==> flow/design.v <==
`timescale 1ns / 1ns
module hexDecoder(input [3:0]binIn, output [6:0]HEX);
	wire [0:3]c = binIn;
	assign HEX[0] = ((~c[0] & ~c[1] & ~c[2] & c[3]) | (~c[0] & c[1] & ~c[2] & ~c[3]) | (c[0] & ~c[1] & c[2] & c[3]) | (c[0] & c[1] & ~c[2] & c[3]));
	assign HEX[1] = ((~c[0] & c[1] & ~c[2] & c[3]) | (~c[0] & c[1] & c[2] & ~c[3]) | (c[0] & ~c[1] & c[2] & c[3]) | (c[0] & c[1] & ~c[2] & ~c[3])| (c[0] & c[1] & c[2] & ~c[3]) | (c[0] & c[1] & c[2] & c[3]));
	assign HEX[2] = ((~c[0] & ~c[1] & c[2] & ~c[3]) | (c[0] & c[1] & ~c[2] & ~c[3]) | (c[0] & c[1] & c[2] & ~c[3]) | (c[0] & c[1] & c[2] & c[3]));
	assign HEX[3] = ((~c[0] & ~c[1] & ~c[2] & c[3]) | (~c[0] & c[1] & ~c[2] & ~c[3]) | (~c[0] & c[1] & c[2] & c[3]) | (c[0] & ~c[1] & ~c[2] & c[3])| (c[0] & ~c[1] & c[2] & ~c[3]) | (c[0] & c[1] & c[2] & c[3]));
	assign HEX[4] = ((~c[0] & ~c[1] & ~c[2] & c[3]) | (~c[0] & ~c[1] & c[2] & c[3]) | (~c[0] & c[1] & ~c[2] & ~c[3]) | (~c[0] & c[1] & ~c[2] & c[3])| (~c[0] & c[1] & c[2] & c[3]) | (c[0] & ~c[1] & ~c[2] & c[3]));
	assign HEX[5] = ((~c[0] & ~c[1] & ~c[2] & c[3]) | (~c[0] & ~c[1] & c[2] & ~c[3]) | (~c[0] & ~c[1] & c[2] & c[3]) | (~c[0] & c[1] & c[2] & c[3])| (c[0] & c[1] & ~c[2] & c[3]));
	assign HEX[6] = ((~c[0] & ~c[1] & ~c[2] & ~c[3]) | (~c[0] & ~c[1] & ~c[2] & c[3]) | (~c[0] & c[1] & c[2] & c[3]) | (c[0] & c[1] & ~c[2] & ~c[3]));
endmodule
module binaryToBCD(
    binaryIn,
	Millions,
	HundredThousands,
	TenThousands,
	Thousands,
	Hundreds,
	Tens,
	Ones
    );
    input [39:0] binaryIn;
    output reg[3:0] Ones;
	output reg[3:0] Tens;
	output reg[3:0] Hundreds;
	output reg[3:0] Thousands;
	output reg[3:0] TenThousands;
	output reg[3:0] HundredThousands;
	output reg[3:0] Millions;
    integer i;   
     always @(binaryIn)
        begin
			Millions= 4'd0;
			HundredThousands= 4'd0;
			TenThousands= 4'd0;
			Thousands= 4'd0;
			Hundreds= 4'd0;
			Tens= 4'd0;
			Ones= 4'd0;
            for (i = 21; i >=0; i = i-1)  
            begin
				if(Millions>=5)
					Millions = Millions +3;
				if(HundredThousands>=5)
					HundredThousands = HundredThousands +3;
				if(TenThousands>=5)
					TenThousands = TenThousands +3;
				if(Thousands>=5)
					Thousands = Thousands +3;
				if(Hundreds>=5)
					Hundreds = Hundreds +3;
				if(Tens>=5)
					Tens = Tens +3;
				if(Ones>=5)
					Ones = Ones +3;
				Millions = Millions<<1;
				Millions[0] = HundredThousands[3];
				HundredThousands = HundredThousands<<1;
				HundredThousands[0] = TenThousands[3];
				TenThousands = TenThousands<<1;
				TenThousands[0] = Thousands[3];
				Thousands = Thousands<<1;
				Thousands[0] = Hundreds[3];
				Hundreds = Hundreds<<1;
				Hundreds[0] = Tens[3];
				Tens = Tens<<1;
				Tens[0] = Ones[3];
				Ones = Ones<<1;
				Ones[0] = binaryIn[i];
            end
        end     
endmodule
`timescale 1ns / 1ns
module prevData(clock, reset, received_data_en, received_data, prev_data);
	input clock, reset, received_data_en;
	input [7:0]received_data;
	output reg [7:0] prev_data;
	reg [7:0] current_data;
	always@(posedge clock)begin
		if(reset)begin
			prev_data <= 0;
			current_data <= 0;
		end
		else if(received_data_en)begin
			prev_data <= current_data;
			current_data <= received_data;
		end
		else
			prev_data <= 0;
	end
endmodule
`timescale 1ns / 1ns
module logicController(clock, reset, received_data, received_data_en, click, buy, one, two, three, four, five, six, seven, eight, selection, upgradeClick);
	input clock, reset, received_data_en;
	input [7:0]received_data;
	output reg click, buy, one, two, three, four, five, six, seven, eight, selection, upgradeClick;
	localparam IDLE = 0, CLICK = 1, BUY = 2, ONE = 3, TWO = 4, THREE = 5, FOUR = 6, FIVE = 7, SIX = 8, SEVEN = 9, EIGHT = 10, UPGRADECLICK = 11;
	reg [4:0] currentState;
	reg [4:0] nextState;
	always@(*)begin
		case(currentState)
			IDLE:	begin
						if(received_data_en)begin
							if(received_data == 'h29)
								nextState = CLICK;
							else if(received_data == 'h5A)
								nextState = BUY;
							else if(received_data == 'h16)
								nextState = ONE;
							else if(received_data == 'h1E)
								nextState = TWO;
							else if(received_data == 'h26)
								nextState = THREE;
							else if(received_data == 'h25)
								nextState = FOUR;
							else if(received_data == 'h2E)
								nextState = FIVE;
							else if(received_data == 'h36)
								nextState = SIX;
							else if(received_data == 'h3D)
								nextState = SEVEN;
							else if(received_data == 'h3E)
								nextState = EIGHT;
							else if(received_data == 'h21)
								nextState = UPGRADECLICK;
							else
								nextState = IDLE;
						end
						else
							nextState = IDLE;
					end		
			CLICK: nextState = IDLE;
			BUY: nextState = IDLE;
			ONE: nextState = IDLE;
			TWO: nextState = IDLE;
			THREE: nextState = IDLE;
			FOUR: nextState = IDLE;
			FIVE: nextState = IDLE;
			SIX: nextState = IDLE;
			SEVEN: nextState = IDLE;
			EIGHT: nextState = IDLE;
			UPGRADECLICK: nextState = IDLE;
			default: nextState = IDLE;
		endcase
	end
	always@(*)begin
		click = 0;
		buy = 0; 
		one = 0; 
		two = 0; 
		three = 0; 
		four = 0; 
		five = 0; 
		six = 0; 
		seven = 0; 
		eight = 0;
		selection = 0;
		upgradeClick = 0;
		case(currentState)
			CLICK: click = 1;
			BUY: buy = 1;
			ONE:	begin
						one = 1;
						selection = 1;
					end
			TWO:	begin
						two = 1;
						selection = 1;
					end
			THREE:begin
						three = 1;
						selection = 1;
					end
			FOUR:	begin
						four = 1;
						selection = 1;
					end
			FIVE: begin
						five = 1;
						selection = 1;
					end
			SIX:	begin
						six = 1;
						selection = 1;
					end
			SEVEN:begin 
						seven = 1;
						selection = 1;
					end
			EIGHT:begin 
						eight = 1;
						selection = 1;
					end
			UPGRADECLICK: upgradeClick = 1;
			default: begin
				click = 0;
				buy = 0; 
				one = 0; 
				two = 0; 
				three = 0; 
				four = 0; 
				five = 0; 
				six = 0; 
				seven = 0; 
				eight = 0;
				selection = 0;
				upgradeClick = 0;
			end
		endcase
	end
	always@(posedge clock)begin
		if(reset)
			currentState <= IDLE;
		else
			currentState <= nextState;
	end
endmodule
`timescale 1ns / 1ns
module logicDatapath(clock, reset, pulse, money, prev_data, selectedAsset, click, buy, upgradeClick, one, two, three, four, five, six, seven, eight);
	input clock, reset, pulse, click, buy, upgradeClick, one, two, three, four, five, six, seven, eight;
	input[7:0] prev_data;
	output reg [39:0] money;
	localparam ONE = 0, TWO = 1, THREE = 2, FOUR = 3, FIVE = 4, SIX = 5, SEVEN = 6, EIGHT = 7, BREAK = 'hF0;
	output reg [7:0] selectedAsset;
	reg[29:0] rate; 
	reg[29:0] clickRate;
	reg[29:0] clickRateCost;
	reg[23:0] assetCost[7:0];
	reg[23:0] assetRates[7:0];
	wire enoughMoney = (money>= assetCost[selectedAsset]);
	wire enoughMoneyClick = (money >= clickRateCost);
	always@(*)begin
			assetCost[ONE] = 10;
			assetCost[TWO] = 40;
			assetCost[THREE] = 250;
			assetCost[FOUR] = 2000;
			assetCost[FIVE] = 10000;
			assetCost[SIX] = 100000;
			assetCost[SEVEN] = 1000000;
			assetCost[EIGHT] = 10000000;
			assetRates[ONE] = 1;
			assetRates[TWO] = 5;
			assetRates[THREE] = 15;
			assetRates[FOUR] = 60;
			assetRates[FIVE] = 800;
			assetRates[SIX] = 10000;
			assetRates[SEVEN] = 50000;
			assetRates[EIGHT] = 500000;
	end
	always@(posedge clock)begin
		if(reset)
			selectedAsset <= ONE;
		else if(prev_data == BREAK)
			selectedAsset <= selectedAsset;
		else if(one)
			selectedAsset <= ONE;
		else if(two)
			selectedAsset <= TWO;
		else if(three)
			selectedAsset <= THREE;
		else if(four)
			selectedAsset <= FOUR;
		else if(five)
			selectedAsset <= FIVE;
		else if(six)
			selectedAsset <= SIX;
		else if(seven)
			selectedAsset <= SEVEN;
		else if(eight)
			selectedAsset <= EIGHT;
		else 
			selectedAsset <= selectedAsset;
	end
	always@(posedge clock)begin
		if(reset)
			money <= 10;
		else if(prev_data == BREAK)
			money <= money;
		else if(click)
			money <= money + clickRate;
		else if(buy && enoughMoney)
			money <= money - assetCost[selectedAsset];
		else if(upgradeClick && enoughMoneyClick)
			money <= money - clickRateCost;
		else if(pulse)
			money <= money + rate;
		else
			money <= money;
	end
	always@(posedge clock)begin
		if(reset)
			rate <= 0;
		else if(prev_data == BREAK)
			rate <= rate;
		else if(buy && enoughMoney)
			rate <= rate + assetRates[selectedAsset];
		else
			rate <= rate;
	end
	always@(posedge clock)begin
		if(reset)begin
			clickRate <= 1;
			clickRateCost <= 10;
		end
		else if(prev_data == BREAK)begin
			clickRate <= clickRate;
			clickRateCost <= clickRateCost;
		end
		else if(upgradeClick && enoughMoneyClick)begin
			clickRate <= clickRate * 2;
			clickRateCost <= clickRateCost * 2;
		end
		else begin 
			clickRate <= clickRate;
			clickRateCost <= clickRateCost;
		end
	end
endmodule
`timescale 1ns / 1ns
module money_clicker(clk, rst, key_data, key_valid, tick, money, asset, HEX0, HEX1, HEX2, HEX3, HEX4, HEX5);
	input clk;
	input rst;
	input [7:0] key_data;
	input key_valid;
	input tick;
	output [39:0] money;
	output [7:0] asset;
	output [6:0] HEX0, HEX1, HEX2, HEX3, HEX4, HEX5;
	wire [3:0] Millions;
	wire [3:0] HundredThousands;
	wire [3:0] TenThousands;
	wire [3:0] Thousands;
	wire [3:0] Hundreds;
	wire [3:0] Tens;
	wire [3:0] Ones;
	wire click, buy, upgradeClick, one, two, three, four, five, six, seven, eight;
	wire [7:0] prev_data;
	wire selection;
	binaryToBCD convert (money[39:0], Millions[3:0], HundredThousands[3:0], TenThousands[3:0], Thousands[3:0], Hundreds[3:0], Tens[3:0], Ones[3:0]);
	hexDecoder H0(Ones[3:0], HEX0);
	hexDecoder H1(Tens[3:0], HEX1);
	hexDecoder H2(Hundreds[3:0], HEX2);
	hexDecoder H3(Thousands[3:0], HEX3);
	hexDecoder H4(TenThousands[3:0], HEX4);
	hexDecoder H5(HundredThousands[3:0], HEX5);
	prevData prev(clk, rst, key_valid, key_data, prev_data);
	logicController control(clk, rst, key_data, key_valid, click, buy, one, two, three, four, five, six, seven, eight, selection, upgradeClick);
	logicDatapath datapath(clk, rst, tick, money, prev_data, asset, click, buy, upgradeClick, one, two, three, four, five, six, seven, eight);
endmodule
; ---- Reports on money_clicker
; Tool output for the design above, in the order of the flow.
; Lines are those of the file above, counted from 1.
; Operators: Yosys type, input widths -> output width; for muxes data width and select width s.
; Cell names lack the library's common part.
; A cell with - has no value.
[design]
top_module = money_clicker
clock_port = clk
lib = sky130hd
pvt_corner = tt_025C_1v80

; ---- Word-level counts
; Source: Yosys, flattened and elaborated. Widths are those after wreduce. Registers that Yosys merges into a memory's read port (data or address) are not register bits. Print and check cells do not count.
; Yosys's memory passes give these memory sizes; they may raise the number of words (mostly to a power of two), join words into wider ones and drop unused or constant bits.
[bits]
input_bits = 12
out_inout_bits = 90
romBits = 192
memories = 1
register_bits = 158
elab_cells = 772
[op_classes]
equal = 19
n_reduce_logical = 16
cmp = 113
add_sub_neg = 116
bitwise = 351
n_mux = 144
[memory_table]
columns = name, words, word_bits, read_ports, write_ports, line_no
row1 = (name not given), 16, 12, 1, 0, 159  ; case(currentState)
[op_table]
columns = cell, count
row1 = $ge 4x3->1 const B, 105
row2 = $pmux 24 s8, 2
row3 = $mux 4, 94
row4 = $add 4x2->4 const B, 90
row5 = $mux 24, 7
row6 = $and 1x1->1, 162
row7 = $or 1x1->1, 162
row8 = $mux 40, 4
row9 = $add 40x30->40, 2
row10 = $mux 3, 25
row11 = $eq 8x6->1 const B, 8
row12 = $mux 8, 8
row13 = $add 3x2->3 const B, 15
row14 = $sub 40x24->40, 1
row15 = $ge 40x24->1, 1
row16 = $sub 40x30->40, 1
row17 = $ge 40x30->1, 1
row18 = $add 30x24->30, 1
row19 = $not 1->1, 27
row20 = $eq 8x5->1 const B, 2
row21 = $add 1x2->3 const AB, 5
row22 = $ge 1x3->1 const AB, 5
row23 = $reduce_or 13->1, 1
row24 = $eq 3x3->1 const B, 4
row25 = $mux 12, 1
row26 = $reduce_or 10->1, 1
row27 = $reduce_and 2->1, 4
row28 = $eq 8x7->1 const B, 1
; Other operator kinds: 16; their cells: 19.

; ---- Logic depth
; Longest topological path by Yosys (ltp), each cell counted once; first at word level (registers and memories cut), then after technology mapping (sequential cells cut; the memories' decode and read muxes count).
[logic_depth]
word_depth = 51
abc_area = 0
depth_mapped = 97
depth_no_buf = 92

; ---- Mapped cells and area
; The flow's flattened synthesis, as Yosys stat reports it; memories are mapped. The netlist is that of the ABC_AREA named above (0 if unset); the other value can give another one.
[mapped]
buffers = 164
flip_flops = 150
yosys_area_um2 = 24573.6
sequential_area_um2 = 3002.9
cell_count = 3572
[types]
columns = type, count, area_total_um2
row1 = dfxtp_1, 150, 3002.88
row2 = ha_1, 179, 2.24E+03
row3 = a21oi_1, 313, 1.57E+03
row4 = nand2_1, 373, 1.4E+03
row5 = nor2_1, 355, 1.33E+03
row6 = o21ai_0, 236, 1.18E+03
row7 = inv_1, 221, 829.546
row8 = xnor2_1, 82, 718.189
row9 = a211oi_1, 90, 675.648
row10 = mux2i_1, 59, 590.566
row11 = nor3_1, 108, 540.518
row12 = clkbuf_1, 125, 469.2
row13 = nand3_1, 89, 445.427
row14 = a21o_1, 54, 405.389
row15 = xor2_1, 44, 385.37
row16 = nand2b_1, 58, 362.848
row17 = and2_1, 57, 356.592
row18 = a21boi_0, 45, 337.824
; Not listed: further types 122, cells in them 934.
; By module: a second synthesis without flattening, with its own total; a netlist apart from the flattened one above.
[unflattened]
hier_cells = 3554
hier_area_um2 = 25171.6
; Rows give one instance, submodules left out.
[modules]
columns = mod, n_cells, mod_area_um2, n_inst, mod_seq_area_um2
row1 = logicDatapath, 1845, 13092.6, 1, 2602.5
row2 = binaryToBCD, 1423, 9795.6, 1, 0.0
row3 = hexDecoder, 30, 220.2, 6, 0.0
row4 = prevData, 43, 510.5, 1, 320.3
row5 = logicController, 63, 451.7, 1, 80.1
row6 = money_clicker, 0, 0.0, 1, 0.0

; ---- Timing after synthesis
; OpenSTA on the mapped netlist: ideal clock, no wires. The path of least setup slack (recovery checks aside). Input and output delay are each 20% of the period. Register names are those of the netlist, which keeps one name where synthesis merged equal registers.
[synth_timing]
path_kind = register to output
from = register datapath.money[19]
to = output port HEX4[0]
t_arrival_ns = 17.222
clock_period_ns = 25.0
driving_pins = 97
n_path_buf = 5
t_first_pin_ns = 0.000
required_ns = 20.000
output_delay_ns = 5.000
path_delay_ns = 17.222
path_slack_ns = 2.778
period_less_setup_slack_ns = 22.222
; "path_delay_ns" is the arrival time less input delay plus setup time.
; At an output port there is no setup time.
; "driving_pins" counts driving pins, that of a launching flip-flop among them; a cell with two outputs on the path counts twice.
; "period_less_setup_slack_ns" = period - worst setup slack (recovery checks aside). The figure is calculated, with input and output delays left at 20% of the set period.
; Between the ends stands the longest chain of elaborated cells between them, by number of cells; it is not shown to be the way that was timed. Of several equally long chains one is given.
; Each line given opens the expression or statement behind the cell; cells for indexed reads and writes are added by Yosys, which also makes memories of some case tables.
; At most two assigning lines are given for a register; there are more.
[synth_via]
cell_sequence = dfxtp_1 -> buf_2 -> inv_1 -> ha_1 -> inv_1 -> ha_1 -> buf_4 -> a21oi_4 -> xnor2_1 -> ha_1 -> and2b_1 -> a211oi_4 -> o211ai_4 -> ha_1 -> nor2b_1 -> a21oi_1 -> or4_1 -> and2_1 -> [61 not listed] -> o31ai_1 -> o31ai_1 -> a32o_1 -> a2bb2oi_1 -> a211oi_4 -> inv_1 -> ha_1 -> o21a_1 -> o31a_1 -> clkinv_1 -> ha_1 -> nand3_1 -> a21boi_0 -> o22a_1 -> clkbuf_1 -> and2_1 -> nor2_1 -> o211ai_1
elab_chain_len = 45
cells_between = 256
cone_classes = add/sub (79); compare (79); mux (79); logic (19)
[synth_rtl]
columns = element, line_no
row1 = "start, declared", 222  ; output reg [39:0] money;
row2 = "start, assigned", 278  ; money <= money;
row3 = "start, assigned", 280  ; money <= money + clickRate;
row4 = $add 4x2->4, 55  ; Ones = Ones +3;
row5 = $mux 4, 54  ; if(Ones>=5)
row6 = $ge 4x3->1, 54
row7 = $mux 4, 54
row8 = $ge 4x3->1, 54
row9 = $mux 4, 54
row10 = $ge 4x3->1, 54
row11 = [27 not listed], -
row12 = $add 4x2->4, 49  ; Thousands = Thousands +3;
row13 = $mux 4, 48  ; if(Thousands>=5)
row14 = $add 4x2->4, 47  ; TenThousands = TenThousands +3;
row15 = $mux 4, 46  ; if(TenThousands>=5)
row16 = $not 1->1, 4  ; assign HEX[0] = ((~c[0] & ~c[1] & ~c[2] & c[3]) | (~c[0] & c[1] & ~c[2] & ~c[3]) | (c[0] & ~c[1] & c[2] & c[3] ...
row17 = $and 1x1->1 (3 in a row), 4
row18 = $or 1x1->1 (3 in a row), 4
row19 = "end, declared", 328  ; output [6:0] HEX0, HEX1, HEX2, HEX3, HEX4, HEX5;

; ---- Timing after layout
; From the final timing report of flow run B: the path of least setup slack in the routed layout; clock arrival at registers is part of the times.
[layout_timing]
path_kind = register to output
from = register datapath.money[19]
to = output port HEX5[2]
output_delay_ns = 7.30
driving_pins = 87
t_first_pin_ns = 0.44
required_ns = 29.20
t_arrival_ns = 21.55
n_path_buf = 1
path_slack_ns = 7.65
clock_period_ns = 36.5
; Between the ends stands the longest chain of elaborated cells between them, by number of cells; it is not shown to be the way that was timed. Of several equally long chains one is given.
; At most two assigning lines are given for a register; there are more.
[layout_via]
cell_sequence = dfxtp_1 -> inv_1 -> ha_1 -> inv_1 -> ha_1 -> a21oi_4 -> xnor2_1 -> ha_1 -> and2b_1 -> a211oi_4 -> o211ai_4 -> ha_1 -> and3_1 -> a32o_1 -> or3_1 -> a21oi_1 -> o21a_1 -> nor2_2 -> [51 not listed] -> inv_1 -> ha_1 -> a221oi_1 -> o31ai_1 -> o31ai_1 -> a32o_1 -> or3_1 -> and2_1 -> ha_1 -> o22a_1 -> o31ai_1 -> ha_1 -> o21ai_1 -> o2bb2ai_1 -> and2_1 -> inv_1 -> o22ai_1 -> clkdlybuf4s50_1
elab_chain_len = 45
cells_between = 283
cone_classes = add/sub (89); compare (89); mux (89); logic (16)
[layout_rtl]
columns = element, line_no
row1 = "start, declared", 222  ; output reg [39:0] money;
row2 = "start, assigned", 278  ; money <= money;
row3 = "start, assigned", 280  ; money <= money + clickRate;
row4 = $add 4x2->4, 55  ; Ones = Ones +3;
row5 = $mux 4, 54  ; if(Ones>=5)
row6 = $ge 4x3->1, 54
row7 = $mux 4, 54
row8 = $ge 4x3->1, 54
row9 = $mux 4, 54
row10 = $ge 4x3->1, 54
row11 = [27 not listed], -
row12 = $add 4x2->4, 47  ; TenThousands = TenThousands +3;
row13 = $mux 4, 46  ; if(TenThousands>=5)
row14 = $add 3x2->3, 45  ; HundredThousands = HundredThousands +3;
row15 = $mux 3, 44  ; if(HundredThousands>=5)
row16 = $not 1->1, 6  ; assign HEX[2] = ((~c[0] & ~c[1] & c[2] & ~c[3]) | (c[0] & c[1] & ~c[2] & ~c[3]) | (c[0] & c[1] & c[2] & ~c[3]) ...
row17 = $and 1x1->1 (3 in a row), 6
row18 = $or 1x1->1 (3 in a row), 6
row19 = "end, declared", 328  ; output [6:0] HEX0, HEX1, HEX2, HEX3, HEX4, HEX5;

Hand-over note for money_clicker

Measured results for money_clicker: 3 stored runs of the Yosys and OpenROAD flow on sky130hd. The settings differ; the order carries no meaning. The constraints put input and output delay at 20% of the set period each and load the outputs with 0.01 pF.
"period_less_ws_ns" means the clock period less the worst setup slack. The figure is calculated, with input and output delays left at 20% of the set period.
"timing.worst_path_ns" is the time allowed to the run's worst setup path (the clock period less input and output delay, where it has them) less its slack. Clock arrival times count: a late capture clock shortens it, a late launch clock lengthens it.

# flow run A
==> flow/run.sh <==
#!/bin/bash
# the make line also repeats the synthesis and layout settings of config.mk as NAME=value (left out here)
make -C /OpenROAD-flow-scripts/flow DESIGN_CONFIG=/design/flow/config.mk WORK_HOME=/design/flow/orfs CLKGATE_MAP_FILE= finish
==> flow/config.mk <==
export PLATFORM = sky130hd
export DESIGN_NAME = money_clicker
export DESIGN_NICKNAME = money_clicker
export VERILOG_FILES = /design/flow/design.v
export SDC_FILE = /design/flow/constraint.sdc
export NUM_CORES = 4
export LEC_CHECK = 0
export ABC_AREA = 0
export CAP_MARGIN = 15
export CELL_PAD_IN_SITES_DETAIL_PLACEMENT = 2
export CELL_PAD_IN_SITES_GLOBAL_PLACEMENT = 3
export CORE_ASPECT_RATIO = 1.63
export CORE_MARGIN = 3
export CORE_UTILIZATION = 48
export CTS_CLUSTER_SIZE = 78
export GPL_ROUTABILITY_DRIVEN = 1
export GPL_TIMING_DRIVEN = 1
export MAX_ROUTING_LAYER = met5
export MIN_ROUTING_LAYER = met2
export PLACE_DENSITY_LB_ADDON = 0.28
export SETUP_SLACK_MARGIN = 1.11
export SLEW_MARGIN = 20
export TNS_END_PERCENT = 95
==> flow/constraint.sdc <==
create_clock -name core_clock -period 13.3 [get_ports {clk}]
set_input_delay 2.6600 -clock core_clock [delete_from_list [all_inputs] [get_ports {clk}]]
set_output_delay 2.6600 -clock core_clock [all_outputs]
set_load 0.01 [all_outputs]

==> flow run A: results <==
outcome="not finished: placement ended with error FLW-0024"

# flow run B
==> flow/run.sh <==
#!/bin/bash
# the make line also repeats the synthesis and layout settings of config.mk as NAME=value (left out here)
make -C /OpenROAD-flow-scripts/flow DESIGN_CONFIG=/design/flow/config.mk WORK_HOME=/design/flow/orfs CLKGATE_MAP_FILE= finish
==> flow/config.mk <==
export PLATFORM = sky130hd
export DESIGN_NAME = money_clicker
export DESIGN_NICKNAME = money_clicker
export VERILOG_FILES = /design/flow/design.v
export SDC_FILE = /design/flow/constraint.sdc
export NUM_CORES = 4
export LEC_CHECK = 0
export CAP_MARGIN = 20
export CORE_MARGIN = 2
export CORE_UTILIZATION = 62
export GPL_ROUTABILITY_DRIVEN = 1
export HOLD_SLACK_MARGIN = 0.22
export PLACE_DENSITY_LB_ADDON = 0.21
export SETUP_SLACK_MARGIN = 5.0
export SLEW_MARGIN = 20
export TNS_END_PERCENT = 30
==> flow/constraint.sdc <==
create_clock -name core_clock -period 36.5 [get_ports {clk}]
set_input_delay 7.3000 -clock core_clock [delete_from_list [all_inputs] [get_ports {clk}]]
set_output_delay 7.3000 -clock core_clock [all_outputs]
set_load 0.01 [all_outputs]

==> flow run B: results <==
layout_stdcell_area_um2=26315.2
design_die_area_um2=41243.5
holdWs_ns=0.463
finish.utilization_pct=67.6
timing.worst_path_ns=21.55
worst_path_kind="register to output"
yosys_chip_area_um2=24573.6
period_less_ws_ns=28.855
ws_setup_ns=7.645
fin_tns_ns=0.000

# flow run C
==> flow/run.sh <==
#!/bin/bash
# the make line also repeats the synthesis and layout settings of config.mk as NAME=value (left out here)
make -C /OpenROAD-flow-scripts/flow DESIGN_CONFIG=/design/flow/config.mk WORK_HOME=/design/flow/orfs CLKGATE_MAP_FILE= finish
==> flow/config.mk <==
export PLATFORM = sky130hd
export DESIGN_NAME = money_clicker
export DESIGN_NICKNAME = money_clicker
export VERILOG_FILES = /design/flow/design.v
export SDC_FILE = /design/flow/constraint.sdc
export NUM_CORES = 4
export LEC_CHECK = 0
export CAP_MARGIN = 20
export CORE_MARGIN = 2
export CORE_UTILIZATION = 40
export SETUP_SLACK_MARGIN = 0.76
export SLEW_MARGIN = 20
==> flow/constraint.sdc <==
create_clock -name core_clock -period 24.0 [get_ports {clk}]
set_input_delay 4.8000 -clock core_clock [delete_from_list [all_inputs] [get_ports {clk}]]
set_output_delay 4.8000 -clock core_clock [all_outputs]
set_load 0.01 [all_outputs]

==> flow run C: results <==
layout_stdcell_area_um2=27747.9
design_die_area_um2=63433.5
holdWs_ns=0.461
finish.utilization_pct=45.8
timing.worst_path_ns=17.46
worst_path_kind="register to output"
yosys_chip_area_um2=24573.6
period_less_ws_ns=22.256
ws_setup_ns=1.744
fin_tns_ns=0.000

End of note.
